==> flow/design.v <==
`timescale 1ns / 1ps
module RNG(
    input               CLK,
    input               RST,
    input               RND_IN,
    output reg [7:0]    OUT,
    output reg          WE,
    input               FULL
);
reg [7:0]           RND_DAT;
reg [2:0]           RND_SHIFT;
reg                 RND_CNT;
reg [15:0]          start;
reg                 tog;
reg                 rd;
reg                 rd_ok;
reg                 init;
reg [63:0]          l0_0;
reg [64:0]          l0_1;
reg [65:0]          l0_2;
reg [63:0]          l1_0;
reg [64:0]          l1_1;
reg [65:0]          l1_2;
reg [63:0]          l2_0;
reg [64:0]          l2_1;
reg [65:0]          l2_2;
reg [63:0]          l3_0;
reg [64:0]          l3_1;
reg [65:0]          l3_2;
reg [63:0]          l4_0;
reg [64:0]          l4_1;
reg [65:0]          l4_2;
reg [63:0]          l5_0;
reg [64:0]          l5_1;
reg [65:0]          l5_2;
reg [63:0]          l6_0;
reg [64:0]          l6_1;
reg [65:0]          l6_2;
reg [63:0]          l7_0;
reg [64:0]          l7_1;
reg [65:0]          l7_2;
reg [15:0]          i_cnt;
reg [3:0]           upd;
always @(posedge CLK)
begin
    if (!RST) begin
        rd_ok <= 0;
        i_cnt <= 0;
        init <= 0;
        upd <= 0;
        WE <= 0;
    end else begin
        if (init == 0) begin
            rd_ok <= 0;
            if (i_cnt == 208)
                init = 1;
            else if (rd == 1) begin
                rd_ok <= 1;
                i_cnt <= i_cnt + 1;
                case (i_cnt)
                    0:   l0_0[7:0]   <= RND_DAT;
                    1:   l0_0[15:8]  <= RND_DAT;
                    2:   l0_0[23:16] <= RND_DAT;
                    3:   l0_0[31:24] <= RND_DAT;
                    4:   l0_0[39:32] <= RND_DAT;
                    5:   l0_0[47:40] <= RND_DAT;
                    6:   l0_0[55:48] <= RND_DAT;
                    7:   l0_0[63:56] <= RND_DAT;
                    8:   l0_1[7:0]   <= RND_DAT;
                    9:   l0_1[15:8]  <= RND_DAT;
                    10:  l0_1[23:16] <= RND_DAT;
                    11:  l0_1[31:24] <= RND_DAT;
                    12:  l0_1[39:32] <= RND_DAT;
                    13:  l0_1[47:40] <= RND_DAT;
                    14:  l0_1[55:48] <= RND_DAT;
                    15:  l0_1[63:56] <= RND_DAT;
                    16:  l0_1[64]    <= RND_DAT[3];
                    17:  l0_2[7:0]   <= RND_DAT;
                    18:  l0_2[15:8]  <= RND_DAT;
                    19:  l0_2[23:16] <= RND_DAT;
                    20:  l0_2[31:24] <= RND_DAT;
                    21:  l0_2[39:32] <= RND_DAT;
                    22:  l0_2[47:40] <= RND_DAT;
                    23:  l0_2[55:48] <= RND_DAT;
                    24:  l0_2[63:56] <= RND_DAT;
                    25:  l0_2[65:64] <= RND_DAT[5:4];
                    26:  l1_0[7:0]   <= RND_DAT;
                    27:  l1_0[15:8]  <= RND_DAT;
                    28:  l1_0[23:16] <= RND_DAT;
                    29:  l1_0[31:24] <= RND_DAT;
                    30:  l1_0[39:32] <= RND_DAT;
                    31:  l1_0[47:40] <= RND_DAT;
                    32:  l1_0[55:48] <= RND_DAT;
                    33:  l1_0[63:56] <= RND_DAT;
                    34:  l1_1[7:0]   <= RND_DAT;
                    35:  l1_1[15:8]  <= RND_DAT;
                    36:  l1_1[23:16] <= RND_DAT;
                    37:  l1_1[31:24] <= RND_DAT;
                    38:  l1_1[39:32] <= RND_DAT;
                    39:  l1_1[47:40] <= RND_DAT;
                    40:  l1_1[55:48] <= RND_DAT;
                    41:  l1_1[63:56] <= RND_DAT;
                    42:  l1_1[64]    <= RND_DAT[1];
                    43:  l1_2[7:0]   <= RND_DAT;
                    44:  l1_2[15:8]  <= RND_DAT;
                    45:  l1_2[23:16] <= RND_DAT;
                    46:  l1_2[31:24] <= RND_DAT;
                    47:  l1_2[39:32] <= RND_DAT;
                    48:  l1_2[47:40] <= RND_DAT;
                    49:  l1_2[55:48] <= RND_DAT;
                    50:  l1_2[63:56] <= RND_DAT;
                    51:  l1_2[65:64] <= RND_DAT[7:6];
                    52:  l2_0[7:0]   <= RND_DAT;
                    53:  l2_0[15:8]  <= RND_DAT;
                    54:  l2_0[23:16] <= RND_DAT;
                    55:  l2_0[31:24] <= RND_DAT;
                    56:  l2_0[39:32] <= RND_DAT;
                    57:  l2_0[47:40] <= RND_DAT;
                    58:  l2_0[55:48] <= RND_DAT;
                    59:  l2_0[63:56] <= RND_DAT;
                    60:  l2_1[7:0]   <= RND_DAT;
                    61:  l2_1[15:8]  <= RND_DAT;
                    62:  l2_1[23:16] <= RND_DAT;
                    63:  l2_1[31:24] <= RND_DAT;
                    64:  l2_1[39:32] <= RND_DAT;
                    65:  l2_1[47:40] <= RND_DAT;
                    66:  l2_1[55:48] <= RND_DAT;
                    67:  l2_1[63:56] <= RND_DAT;
                    68:  l2_1[64]    <= RND_DAT[0];
                    69:  l2_2[7:0]   <= RND_DAT;
                    70:  l2_2[15:8]  <= RND_DAT;
                    71:  l2_2[23:16] <= RND_DAT;
                    72:  l2_2[31:24] <= RND_DAT;
                    73:  l2_2[39:32] <= RND_DAT;
                    74:  l2_2[47:40] <= RND_DAT;
                    75:  l2_2[55:48] <= RND_DAT;
                    76:  l2_2[63:56] <= RND_DAT;
                    77:  l2_2[65:64] <= RND_DAT[3:2];
                    78:  l3_0[7:0]   <= RND_DAT;
                    79:  l3_0[15:8]  <= RND_DAT;
                    80:  l3_0[23:16] <= RND_DAT;
                    81:  l3_0[31:24] <= RND_DAT;
                    82:  l3_0[39:32] <= RND_DAT;
                    83:  l3_0[47:40] <= RND_DAT;
                    84:  l3_0[55:48] <= RND_DAT;
                    85:  l3_0[63:56] <= RND_DAT;
                    86:  l3_1[7:0]   <= RND_DAT;
                    87:  l3_1[15:8]  <= RND_DAT;
                    88:  l3_1[23:16] <= RND_DAT;
                    89:  l3_1[31:24] <= RND_DAT;
                    90:  l3_1[39:32] <= RND_DAT;
                    91:  l3_1[47:40] <= RND_DAT;
                    92:  l3_1[55:48] <= RND_DAT;
                    93:  l3_1[63:56] <= RND_DAT;
                    94:  l3_1[64]    <= RND_DAT[7];
                    95:  l3_2[7:0]   <= RND_DAT;
                    96:  l3_2[15:8]  <= RND_DAT;
                    97:  l3_2[23:16] <= RND_DAT;
                    98:  l3_2[31:24] <= RND_DAT;
                    99:  l3_2[39:32] <= RND_DAT;
                    100: l3_2[47:40] <= RND_DAT;
                    101: l3_2[55:48] <= RND_DAT;
                    102: l3_2[63:56] <= RND_DAT;
                    103: l3_2[65:64] <= RND_DAT[1:0];
                    104:  l4_0[7:0]   <= RND_DAT;
                    105: l4_0[15:8]  <= RND_DAT;
                    106: l4_0[23:16] <= RND_DAT;
                    107: l4_0[31:24] <= RND_DAT;
                    108: l4_0[39:32] <= RND_DAT;
                    109: l4_0[47:40] <= RND_DAT;
                    110: l4_0[55:48] <= RND_DAT;
                    111: l4_0[63:56] <= RND_DAT;
                    112: l4_1[7:0]   <= RND_DAT;
                    113: l4_1[15:8]  <= RND_DAT;
                    114: l4_1[23:16] <= RND_DAT;
                    115: l4_1[31:24] <= RND_DAT;
                    116: l4_1[39:32] <= RND_DAT;
                    117: l4_1[47:40] <= RND_DAT;
                    118: l4_1[55:48] <= RND_DAT;
                    119: l4_1[63:56] <= RND_DAT;
                    120: l4_1[64]    <= RND_DAT[3];
                    121: l4_2[7:0]   <= RND_DAT;
                    122: l4_2[15:8]  <= RND_DAT;
                    123: l4_2[23:16] <= RND_DAT;
                    124: l4_2[31:24] <= RND_DAT;
                    125: l4_2[39:32] <= RND_DAT;
                    126: l4_2[47:40] <= RND_DAT;
                    127: l4_2[55:48] <= RND_DAT;
                    128: l4_2[63:56] <= RND_DAT;
                    129: l4_2[65:64] <= RND_DAT[5:4];
                    130: l5_0[7:0]   <= RND_DAT;
                    131: l5_0[15:8]  <= RND_DAT;
                    132: l5_0[23:16] <= RND_DAT;
                    133: l5_0[31:24] <= RND_DAT;
                    134: l5_0[39:32] <= RND_DAT;
                    135: l5_0[47:40] <= RND_DAT;
                    136: l5_0[55:48] <= RND_DAT;
                    137: l5_0[63:56] <= RND_DAT;
                    138: l5_1[7:0]   <= RND_DAT;
                    139: l5_1[15:8]  <= RND_DAT;
                    140: l5_1[23:16] <= RND_DAT;
                    141: l5_1[31:24] <= RND_DAT;
                    142: l5_1[39:32] <= RND_DAT;
                    143: l5_1[47:40] <= RND_DAT;
                    144: l5_1[55:48] <= RND_DAT;
                    145: l5_1[63:56] <= RND_DAT;
                    146: l5_1[64]    <= RND_DAT[1];
                    147: l5_2[7:0]   <= RND_DAT;
                    148: l5_2[15:8]  <= RND_DAT;
                    149: l5_2[23:16] <= RND_DAT;
                    150: l5_2[31:24] <= RND_DAT;
                    151: l5_2[39:32] <= RND_DAT;
                    152: l5_2[47:40] <= RND_DAT;
                    153: l5_2[55:48] <= RND_DAT;
                    154: l5_2[63:56] <= RND_DAT;
                    155: l5_2[65:64] <= RND_DAT[7:6];
                    156: l6_0[7:0]   <= RND_DAT;
                    157: l6_0[15:8]  <= RND_DAT;
                    158: l6_0[23:16] <= RND_DAT;
                    159: l6_0[31:24] <= RND_DAT;
                    160: l6_0[39:32] <= RND_DAT;
                    161: l6_0[47:40] <= RND_DAT;
                    162: l6_0[55:48] <= RND_DAT;
                    163: l6_0[63:56] <= RND_DAT;
                    164: l6_1[7:0]   <= RND_DAT;
                    165: l6_1[15:8]  <= RND_DAT;
                    166: l6_1[23:16] <= RND_DAT;
                    167: l6_1[31:24] <= RND_DAT;
                    168: l6_1[39:32] <= RND_DAT;
                    169: l6_1[47:40] <= RND_DAT;
                    170: l6_1[55:48] <= RND_DAT;
                    171: l6_1[63:56] <= RND_DAT;
                    172: l6_1[64]    <= RND_DAT[0];
                    173: l6_2[7:0]   <= RND_DAT;
                    174: l6_2[15:8]  <= RND_DAT;
                    175: l6_2[23:16] <= RND_DAT;
                    176: l6_2[31:24] <= RND_DAT;
                    177: l6_2[39:32] <= RND_DAT;
                    178: l6_2[47:40] <= RND_DAT;
                    179: l6_2[55:48] <= RND_DAT;
                    180: l6_2[63:56] <= RND_DAT;
                    181: l6_2[65:64] <= RND_DAT[3:2];
                    182: l7_0[7:0]   <= RND_DAT;
                    183: l7_0[15:8]  <= RND_DAT;
                    184: l7_0[23:16] <= RND_DAT;
                    185: l7_0[31:24] <= RND_DAT;
                    186: l7_0[39:32] <= RND_DAT;
                    187: l7_0[47:40] <= RND_DAT;
                    188: l7_0[55:48] <= RND_DAT;
                    189: l7_0[63:56] <= RND_DAT;
                    190: l7_1[7:0]   <= RND_DAT;
                    191: l7_1[15:8]  <= RND_DAT;
                    192: l7_1[23:16] <= RND_DAT;
                    193: l7_1[31:24] <= RND_DAT;
                    194: l7_1[39:32] <= RND_DAT;
                    195: l7_1[47:40] <= RND_DAT;
                    196: l7_1[55:48] <= RND_DAT;
                    197: l7_1[63:56] <= RND_DAT;
                    198: l7_1[64]    <= RND_DAT[7];
                    199: l7_2[7:0]   <= RND_DAT;
                    200: l7_2[15:8]  <= RND_DAT;
                    201: l7_2[23:16] <= RND_DAT;
                    202: l7_2[31:24] <= RND_DAT;
                    203: l7_2[39:32] <= RND_DAT;
                    204: l7_2[47:40] <= RND_DAT;
                    205: l7_2[55:48] <= RND_DAT;
                    206: l7_2[63:56] <= RND_DAT;
                    207: l7_2[65:64] <= RND_DAT[1:0];
                endcase
            end
        end else begin
            rd_ok <= 0;
            WE <= 0;
            if (FULL == 0) begin
                WE <= 1;
                OUT <= { l7_0[0] ^ l7_1[0], l6_0[0] ^ l6_1[0], l5_0[0] ^ l5_1[0], l4_0[0] ^ l4_1[0], l3_0[0] ^ l3_1[0], l2_0[0] ^ l2_1[0], l1_0[0] ^ l1_1[0], l0_0[0] ^ l0_1[0]};
                l7_2 <= (l7_2 >> 1) | ((l7_2[0] ^ l7_2[1] ^ l7_2[9] ^ l7_2[10]) << 65);
                l6_2 <= (l6_2 >> 1) | ((l6_2[0] ^ l6_2[1] ^ l6_2[9] ^ l6_2[10]) << 65);
                l5_2 <= (l5_2 >> 1) | ((l5_2[0] ^ l5_2[1] ^ l5_2[9] ^ l5_2[10]) << 65);
                l4_2 <= (l4_2 >> 1) | ((l4_2[0] ^ l4_2[1] ^ l4_2[9] ^ l4_2[10]) << 65);
                l3_2 <= (l3_2 >> 1) | ((l3_2[0] ^ l3_2[1] ^ l3_2[9] ^ l3_2[10]) << 65);
                l2_2 <= (l2_2 >> 1) | ((l2_2[0] ^ l2_2[1] ^ l2_2[9] ^ l2_2[10]) << 65);
                l1_2 <= (l1_2 >> 1) | ((l1_2[0] ^ l1_2[1] ^ l1_2[9] ^ l1_2[10]) << 65);
                l0_2 <= (l0_2 >> 1) | ((l0_2[0] ^ l0_2[1] ^ l0_2[9] ^ l0_2[10]) << 65);
                if (l7_2[0] == 0)
                    l7_0 <= (l7_0 >> 1) | ((l7_0[0] ^ l7_0[1] ^ l7_0[3] ^ l7_0[4]) << 63);
                else
                    l7_1 <= (l7_1 >> 1) | ((l7_1[0] ^ l7_1[18]) << 64);
                if (l6_2[0] == 0)
                    l6_0 <= (l6_0 >> 1) | ((l6_0[0] ^ l6_0[1] ^ l6_0[3] ^ l6_0[4]) << 63);
                else
                    l6_1 <= (l6_1 >> 1) | ((l6_1[0] ^ l6_1[18]) << 64);
                if (l5_2[0] == 0)
                    l5_0 <= (l5_0 >> 1) | ((l5_0[0] ^ l5_0[1] ^ l5_0[3] ^ l5_0[4]) << 63);
                else
                    l5_1 <= (l5_1 >> 1) | ((l5_1[0] ^ l5_1[18]) << 64);
                if (l4_2[0] == 0)
                    l4_0 <= (l4_0 >> 1) | ((l4_0[0] ^ l4_0[1] ^ l4_0[3] ^ l4_0[4]) << 63);
                else
                    l4_1 <= (l4_1 >> 1) | ((l4_1[0] ^ l4_1[18]) << 64);
                if (l3_2[0] == 0)
                    l3_0 <= (l3_0 >> 1) | ((l3_0[0] ^ l3_0[1] ^ l3_0[3] ^ l3_0[4]) << 63);
                else
                    l3_1 <= (l3_1 >> 1) | ((l3_1[0] ^ l3_1[18]) << 64);
                if (l2_2[0] == 0)
                    l2_0 <= (l2_0 >> 1) | ((l2_0[0] ^ l2_0[1] ^ l2_0[3] ^ l2_0[4]) << 63);
                else
                    l2_1 <= (l2_1 >> 1) | ((l2_1[0] ^ l2_1[18]) << 64);
                if (l1_2[0] == 0)
                    l1_0 <= (l1_0 >> 1) | ((l1_0[0] ^ l1_0[1] ^ l1_0[3] ^ l1_0[4]) << 63);
                else
                    l1_1 <= (l1_1 >> 1) | ((l1_1[0] ^ l1_1[18]) << 64);
                if (l0_2[0] == 0)
                    l0_0 <= (l0_0 >> 1) | ((l0_0[0] ^ l0_0[1] ^ l0_0[3] ^ l0_0[4]) << 63);
                else
                    l0_1 <= (l0_1 >> 1) | ((l0_1[0] ^ l0_1[18]) << 64);
            end else begin
                if (rd == 1) begin
                    rd_ok <= 1;
                    upd <= upd + 1;
                    case (upd)
                        0:  l0_0[9:2] <= RND_DAT;
                        1:  l1_0[9:2] <= RND_DAT;
                        2:  l2_0[9:2] <= RND_DAT;
                        3:  l3_0[9:2] <= RND_DAT;
                        4:  l4_0[9:2] <= RND_DAT;
                        5:  l5_0[9:2] <= RND_DAT;
                        6:  l6_0[9:2] <= RND_DAT;
                        7:  l7_0[9:2] <= RND_DAT;
                        8:  l0_1[9:2] <= RND_DAT;
                        9:  l1_1[9:2] <= RND_DAT;
                        10: l2_1[9:2] <= RND_DAT;
                        11: l3_1[9:2] <= RND_DAT;
                        12: l4_1[9:2] <= RND_DAT;
                        13: l5_1[9:2] <= RND_DAT;
                        14: l6_1[9:2] <= RND_DAT;
                        15: l7_1[9:2] <= RND_DAT;
                    endcase
                end
            end
        end
    end
end
always @(posedge CLK)
begin
    if (!RST) begin
        RND_SHIFT <= 0;
        start <= 0;
        tog <= 0;
        rd <= 0;
        RND_CNT <= 0;
        RND_DAT <= 0;
    end else begin
        RND_CNT <= !RND_CNT;
        if (rd_ok)
            rd <= 0;
        if (RND_IN == 0) begin
            tog <= 0;
        end else if (tog == 0) begin
            tog <= 1;
            RND_SHIFT <= RND_SHIFT + 1;
            RND_DAT[RND_SHIFT] <= RND_DAT[RND_SHIFT] ^ RND_CNT;
            if (RND_SHIFT == 0) begin
                if (start < 1024)
                    start <= start + 1;
                else begin
                    rd <= 1;
                end
            end
        end
    end
end
endmodule
=== Step by step through the tools: RNG ===
Module RNG before and after one edit of its RTL, step after step.
Lines under "unedited" count in the file above, lines under "edited" in the edited file.
"change": "edited" minus "unedited" as printed here.
Cell names lack the library's common part.
Not given: --

* Top: RNG
* Clock port: CLK
* Library: sky130hd
* Library corner: tt_025C_1v80

=== The edit ===
Unified diff, file above to edited file.
This change comes from a script, not from a designer; no optimisation was intended.

<pre>
@@ -37,5 +37,5 @@
 reg [64:0]          l6_1;
 reg [65:0]          l6_2;
-reg [63:0]          l7_0;
+reg [79:0]          l7_0;
 reg [64:0]          l7_1;
 reg [65:0]          l7_2;
</pre>

=== Word level ===
Counts by Yosys on the flattened word-level netlist (proc, flatten, opt, wreduce; memories kept). Register bits leave out memories and registers merged into their read ports (data or address). Print and check cells are left out. Cells with the same type and inputs are merged into one.

{| class="wikitable"
|+ Operators by class
! what !! unedited !! edited !! change
|-
| add/sub/neg operators || 5 || 5 || 0
|-
| shift operators || 3 || 3 || 0
|-
| multiplexer cells || 1444 || 1444 || 0
|-
| bitwise logic cells || 96 || 97 || +1
|-
| equality and inequality tests || 274 || 274 || 0
|-
| reduce/logical cells || 459 || 460 || +1
|-
| magnitude comparators || 1 || 1 || 0
|}

{| class="wikitable"
|+ Operators by type and width
! kind !! unedited !! edited !! change
|-
| 63-bit by 64-bit bitwise OR with 64-bit output || 8 || 7 || -1
|-
| 1-bit NOT || 4 || 5 || +1
|-
| 4-bit AND reduction || 1 || 2 || +1
|-
| 79-bit by 64-bit bitwise OR with 79-bit output || 0 || 1 || +1
|-
| 8-bit 2-to-1 mux || 896 || 896 || 0
|-
| 2-bit 2-to-1 mux || 264 || 264 || 0
|-
| 6-bit 2-to-1 mux || 224 || 224 || 0
|-
| 2-bit nonzero test || 209 || 209 || 0
|-
| 6-bit AND reduction || 136 || 136 || 0
|-
| 16-bit by 8-bit == test with 1-bit output (second input constant) || 81 || 81 || 0
|-
| 5-bit AND reduction || 72 || 72 || 0
|-
| 1-bit bitwise XOR || 65 || 65 || 0
|-
| 16-bit by 7-bit == test with 1-bit output (second input constant) || 64 || 64 || 0
|-
| 1-bit 2-to-1 mux || 60 || 60 || 0
|-
| 16-bit by 6-bit == test with 1-bit output (second input constant) || 32 || 32 || 0
|-
| 7-bit AND reduction || 32 || 32 || 0
|-
| 3-bit by 2-bit inequality test with 1-bit output (second input constant) || 24 || 24 || 0
|-
| 16-bit by 5-bit == test with 1-bit output (second input constant) || 16 || 16 || 0
|-
| 2-bit inequality test (second input constant) || 10 || 10 || 0
|-
| 2-bit by 1-bit inequality test with 1-bit output (second input constant) || 9 || 9 || 0
|-
| 16-bit by 4-bit == test with 1-bit output (second input constant) || 8 || 8 || 0
|-
| 4-bit == test (second input constant) || 8 || 8 || 0
|-
| 3-bit inequality test (second input constant) || 8 || 8 || 0
|-
| 64-bit by 65-bit bitwise OR with 65-bit output || 8 || 8 || 0
|-
| 65-bit by 66-bit bitwise OR with 66-bit output || 8 || 8 || 0
|-
| 16-bit by 3-bit == test with 1-bit output (second input constant) || 4 || 4 || 0
|-
| 4-bit by 3-bit == test with 1-bit output (second input constant) || 4 || 4 || 0
|-
| 3-bit AND reduction || 3 || 3 || 0
|}

Not every row of either side is listed.

{| class="wikitable"
|+ Bit counts
! what !! unedited !! edited !! change
|-
| input port bits || 4 || 4 || 0
|-
| bits in registers || 1621 || 1637 || +16
|-
| word-level cells || 2534 || 2537 || +3
|-
| output and inout bits || 9 || 9 || 0
|}

=== Depth ===
Yosys ltp: most cells in a row. Word level: on the elaborated netlist, between registers, memories and ports. Mapped: between sequential cells and ports; inverters and the memories' decode and read muxes count.

{| class="wikitable"
|+ Logic depth
! what !! unedited !! edited !! change
|-
| depth in word-level cells || 7 || 7 || 0
|-
| ABC_AREA || 0 || 0 || --
|-
| gate-level depth with buffers || 8 || 9 || +1
|-
| depth with buffers taken out || 7 || 7 || 0
|}

=== Mapped cells and area ===
The flow's flattened synthesis, as Yosys stat reports it; memories are mapped. The netlist is that of the ABC_AREA named above (0 if unset); the other value can give another one.

{| class="wikitable"
|+ Cells by type
! cell type !! unedited !! edited !! change
|-
| nand2_1 || 2960 || 2902 || -58
|-
| nor2_1 || 172 || 115 || -57
|-
| a211oi_1 || 0 || 22 || +22
|-
| clkbuf_1 || 383 || 364 || -19
|-
| a21oi_1 || 190 || 174 || -16
|-
| o21ai_0 || 56 || 72 || +16
|-
| and2_1 || 54 || 70 || +16
|-
| o21ai_1 || 0 || 14 || +14
|-
| and4_1 || 6 || 17 || +11
|-
| buf_2 || 21 || 31 || +10
|-
| nand2b_1 || 20 || 29 || +9
|-
| nor4_1 || 16 || 7 || -9
|-
| o21a_1 || 28 || 20 || -8
|-
| a31oi_1 || 11 || 4 || -7
|-
| nand3_1 || 27 || 32 || +5
|-
| nor4_4 || 5 || 0 || -5
|-
| inv_1 || 22 || 26 || +4
|-
| nor2b_1 || 18 || 15 || -3
|}

Not every row of either side is listed.

{| class="wikitable"
|+ Mapped netlist
! what !! unedited !! edited !! change
|-
| buffers || 444 || 431 || -13
|-
| cell area after synthesis (sq um) || 66986.7 || 66742.8 || -243.9
|-
| sequential part of the area (sq um) || 48146.2 || 48146.2 || 0.0
|-
| cell count || 5999 || 5916 || -83
|-
| mapped flip-flops || 1621 || 1621 || 0
|}

=== Path before layout ===
OpenSTA on the mapped netlist: ideal clock, no wires. The path of least setup slack (recovery checks aside). Input and output delay are each 20% of the period. Register names are those of the netlist, which keeps one name where synthesis merged equal registers.

{| class="wikitable"
|+ Timing path after synthesis
! what !! unedited !! edited !! change
|-
| path kind || input to register || input to register || --
|-
| start || input port FULL || input port FULL || --
|-
| end || register l0_2[48] || register l6_1[16] || --
|-
| input delay (ps) || 1000 || 1000 || 0
|-
| path slack (ps) || 2238 || 1984 || -254
|-
| buffers on the path || 3 || 3 || 0
|-
| driving pins on the path || 6 || 7 || +1
|-
| launch time at the first pin (ps) || 1000 || 1000 || 0
|-
| required time (ps) || 4630 || 4625 || -5
|-
| delay of the path (ps) || 1762 || 2016 || +254
|-
| clock period (ps) || 5000 || 5000 || 0
|-
| arrival time (ps) || 2392 || 2641 || +249
|-
| synthesis period reached (ps) || 2762 || 3016 || +254
|}

"delay of the path" = arrival - input delay + setup time.
"driving pins on the path" counts driving pins, that of a launching flip-flop among them; a cell with two outputs on the path counts twice.
"synthesis period reached" is the clock period less the worst setup slack; recovery checks do not enter. This is arithmetic on one report: input and output delays are still those of the set period (20% each).
The rows between start and end are the longest chain of elaborated cells between them; the timing report does not say that the signal goes this way. Where chains are equally long, one stands for them.
Each line given opens the expression or statement behind the cell; cells for indexed reads and writes are added by Yosys, which also makes memories of some case tables.
unedited: Only ways into the end's enable, where the timed path ends, are counted here.

Between the ends, after synthesis, unedited:
* Cells stage by stage: clkbuf_1 nor2b_1 clkbuf_1 clkbuf_1 a31oi_1 nor2_1
* Length of the longest elaborated chain: 2

{| class="wikitable"
|+ Ends and longest elaborated chain, after synthesis, unedited
! what !! RTL line !! source
|-
| from (decl) || 8 || <nowiki>input               FULL</nowiki>
|-
| 2-bit inequality test || -- ||
|-
| 5-bit AND reduction || -- ||
|-
| to (assign) || 84 || <nowiki>23:  l0_2[55:48] <= RND_DAT;</nowiki>
|-
| to (assign) || 284 || <nowiki>l0_2 <= (l0_2 >> 1) | ((l0_2[0] ^ l0_2[1] ^ l0_2[9] ^ l0_2[10]) << 65);</nowiki>
|-
| to (decl) || 20 || <nowiki>reg [65:0]          l0_2;</nowiki>
|}

edited: Only ways into the end's enable, where the timed path ends, are counted here.

Between the ends, after synthesis, edited:
* Cells stage by stage: clkbuf_1 nand2b_1 clkbuf_1 a21oi_1 clkbuf_1 o21ai_1 a21oi_1
* Length of the longest elaborated chain: 2

{| class="wikitable"
|+ Ends and longest elaborated chain, after synthesis, edited
! what !! RTL line !! source
|-
| from (decl) || 8 || <nowiki>input               FULL</nowiki>
|-
| 2-bit inequality test || -- ||
|-
| 6-bit AND reduction || -- ||
|-
| to (assign) || 227 || <nowiki>166: l6_1[23:16] <= RND_DAT;</nowiki>
|-
| to (assign) || 292 || <nowiki>l6_1 <= (l6_1 >> 1) | ((l6_1[0] ^ l6_1[18]) << 64);</nowiki>
|-
| to (decl) || 37 || <nowiki>reg [64:0]          l6_1;</nowiki>
|}

=== Timing after layout ===
From the final timing report of the runs of pair A: the path of least setup slack in the routed layout; clock arrival at registers is part of the times.
The path's times are printed in steps of 10 ps; the period is the one set.

{| class="wikitable"
|+ Timing path after layout
! what !! unedited !! edited !! change
|-
| path kind || register to register || register to register || --
|-
| start || register i_cnt[0] || register i_cnt[8] || --
|-
| end || register l4_0[19] || register l3_2[48] || --
|-
| path slack (ps) || 410 || 580 || +170
|-
| clock period (ps) || 3640 || 3640 || 0
|-
| buffers on the path || 2 || 1 || -1
|-
| driving pins on the path || 9 || 6 || -3
|-
| launch time at the first pin (ps) || 790 || 790 || 0
|-
| required time (ps) || 4180 || 4090 || -90
|-
| arrival time (ps) || 3770 || 3520 || -250
|}

The rows between start and end are the longest chain of elaborated cells between them; the timing report does not say that the signal goes this way. Where chains are equally long, one stands for them.
unedited: Only ways into the end's enable, where the timed path ends, are counted here.

Between the ends, after layout, unedited:
* Cells stage by stage: dfxtp_1 inv_1 ha_1 or3b_2 nor4_4 a2bb2oi_4 buf_4 nor2_1 buf_4
* Length of the longest elaborated chain: 3

{| class="wikitable"
|+ Ends and longest elaborated chain, after layout, unedited
! what !! RTL line !! source
|-
| from (decl) || 42 || <nowiki>reg [15:0]          i_cnt;</nowiki>
|-
| from (assign) || 48 || <nowiki>i_cnt <= 0;</nowiki>
|-
| from (assign) || 59 || <nowiki>i_cnt <= i_cnt + 1;</nowiki>
|-
| 16-bit by 7-bit == test with 1-bit output || 60 || <nowiki>case (i_cnt)</nowiki>
|-
| 2-bit nonzero test || -- ||
|-
| 6-bit AND reduction || -- ||
|-
| to (assign) || 167 || <nowiki>106: l4_0[23:16] <= RND_DAT;</nowiki>
|-
| to (assign) || 298 || <nowiki>l4_0 <= (l4_0 >> 1) | ((l4_0[0] ^ l4_0[1] ^ l4_0[3] ^ l4_0[4]) << 63);</nowiki>
|-
| to (decl) || 30 || <nowiki>reg [63:0]          l4_0;</nowiki>
|}

edited: Only ways into the end's enable, where the timed path ends, are counted here.

Between the ends, after layout, edited:
* Cells stage by stage: dfxtp_1 nor4_4 nand4_1 buf_4 o21ai_0 and2_1
* Length of the longest elaborated chain: 3

{| class="wikitable"
|+ Ends and longest elaborated chain, after layout, edited
! what !! RTL line !! source
|-
| from (decl) || 42 || <nowiki>reg [15:0]          i_cnt;</nowiki>
|-
| from (assign) || 48 || <nowiki>i_cnt <= 0;</nowiki>
|-
| from (assign) || 59 || <nowiki>i_cnt <= i_cnt + 1;</nowiki>
|-
| 16-bit by 7-bit == test with 1-bit output || 60 || <nowiki>case (i_cnt)</nowiki>
|-
| 2-bit nonzero test || -- ||
|-
| 5-bit AND reduction || -- ||
|-
| to (assign) || 162 || <nowiki>101: l3_2[55:48] <= RND_DAT;</nowiki>
|-
| to (assign) || 281 || <nowiki>l3_2 <= (l3_2 >> 1) | ((l3_2[0] ^ l3_2[1] ^ l3_2[9] ^ l3_2[10]) << 65);</nowiki>
|-
| to (decl) || 29 || <nowiki>reg [65:0]          l3_2;</nowiki>
|}

=== Flow runs ===
Both versions went through the flow (Yosys, OpenROAD) with the same settings in each pair. Constraints: input delay and output delay 20% of the set period each, output load 0.01 pF.

Flow settings, pair A:
* CORE_UTILIZATION: 40
* PLACE_DENSITY: 0.6
* period_ns: 3.64
* CAP_MARGIN: 20
* CORE_MARGIN: 2
* SLEW_MARGIN: 20

{| class="wikitable"
|+ Measured results, pair A
! what !! unedited !! edited !! change
|-
| utilization || 0.45 || 0.46 || +0.01
|-
| die footprint (sq um) || 170755.0 || 170140.0 || -615.0
|-
| lowest setup slack (ps) || 415 || 577 || +162
|-
| total power of the final layout (µW) || 37301 || 38085 || +784
|-
| standard-cell area after routing (sq um) || 75025.7 || 76143.0 || +1117.3
|-
| netlist area reported by Yosys (sq um) || 66986.7 || 66742.8 || -243.9
|-
| achieved period (ps) || 3225 || 3063 || -162
|-
| worst-case hold slack (ps) || 364 || 380 || +16
|-
| post-route setup TNS (ps) || 0 || 0 || 0
|}

Flow settings, pair B:
* ABC_AREA: 0
* CELL_PAD_IN_SITES_DETAIL_PLACEMENT: 1
* CORE_UTILIZATION: 40
* PLACE_DENSITY_LB_ADDON: 0.05
* SETUP_SLACK_MARGIN: 0.81
* SLEW_MARGIN: 40
* TNS_END_PERCENT: 100
* period_ns: 3.17
* CAP_MARGIN: 20
* CORE_MARGIN: 2

{| class="wikitable"
|+ Measured results, pair B
! what !! unedited !! edited !! change
|-
| utilization || 0.48 || 0.479 || -0.001
|-
| die footprint (sq um) || 170755.0 || 170140.0 || -615.0
|-
| lowest setup slack (ps) || 587 || 778 || +191
|-
| total power of the final layout (µW) || 44164 || 44605 || +441
|-
| standard-cell area after routing (sq um) || 79936.7 || 79216.0 || -720.7
|-
| netlist area reported by Yosys (sq um) || 66986.7 || 66742.8 || -243.9
|-
| achieved period (ps) || 2583 || 2392 || -191
|-
| worst-case hold slack (ps) || 466 || 458 || -8
|-
| post-route setup TNS (ps) || 0 || 0 || 0
|}

"achieved period": clock period set for the run, less the worst setup slack. It is reckoned from that one timing run; input and output delays stay at 20% of the period that was set.
By "total power of the final layout" is meant OpenSTA's value without simulated activity: inputs other than the clock are taken to toggle once in ten clock periods, and the tool carries that through the logic.
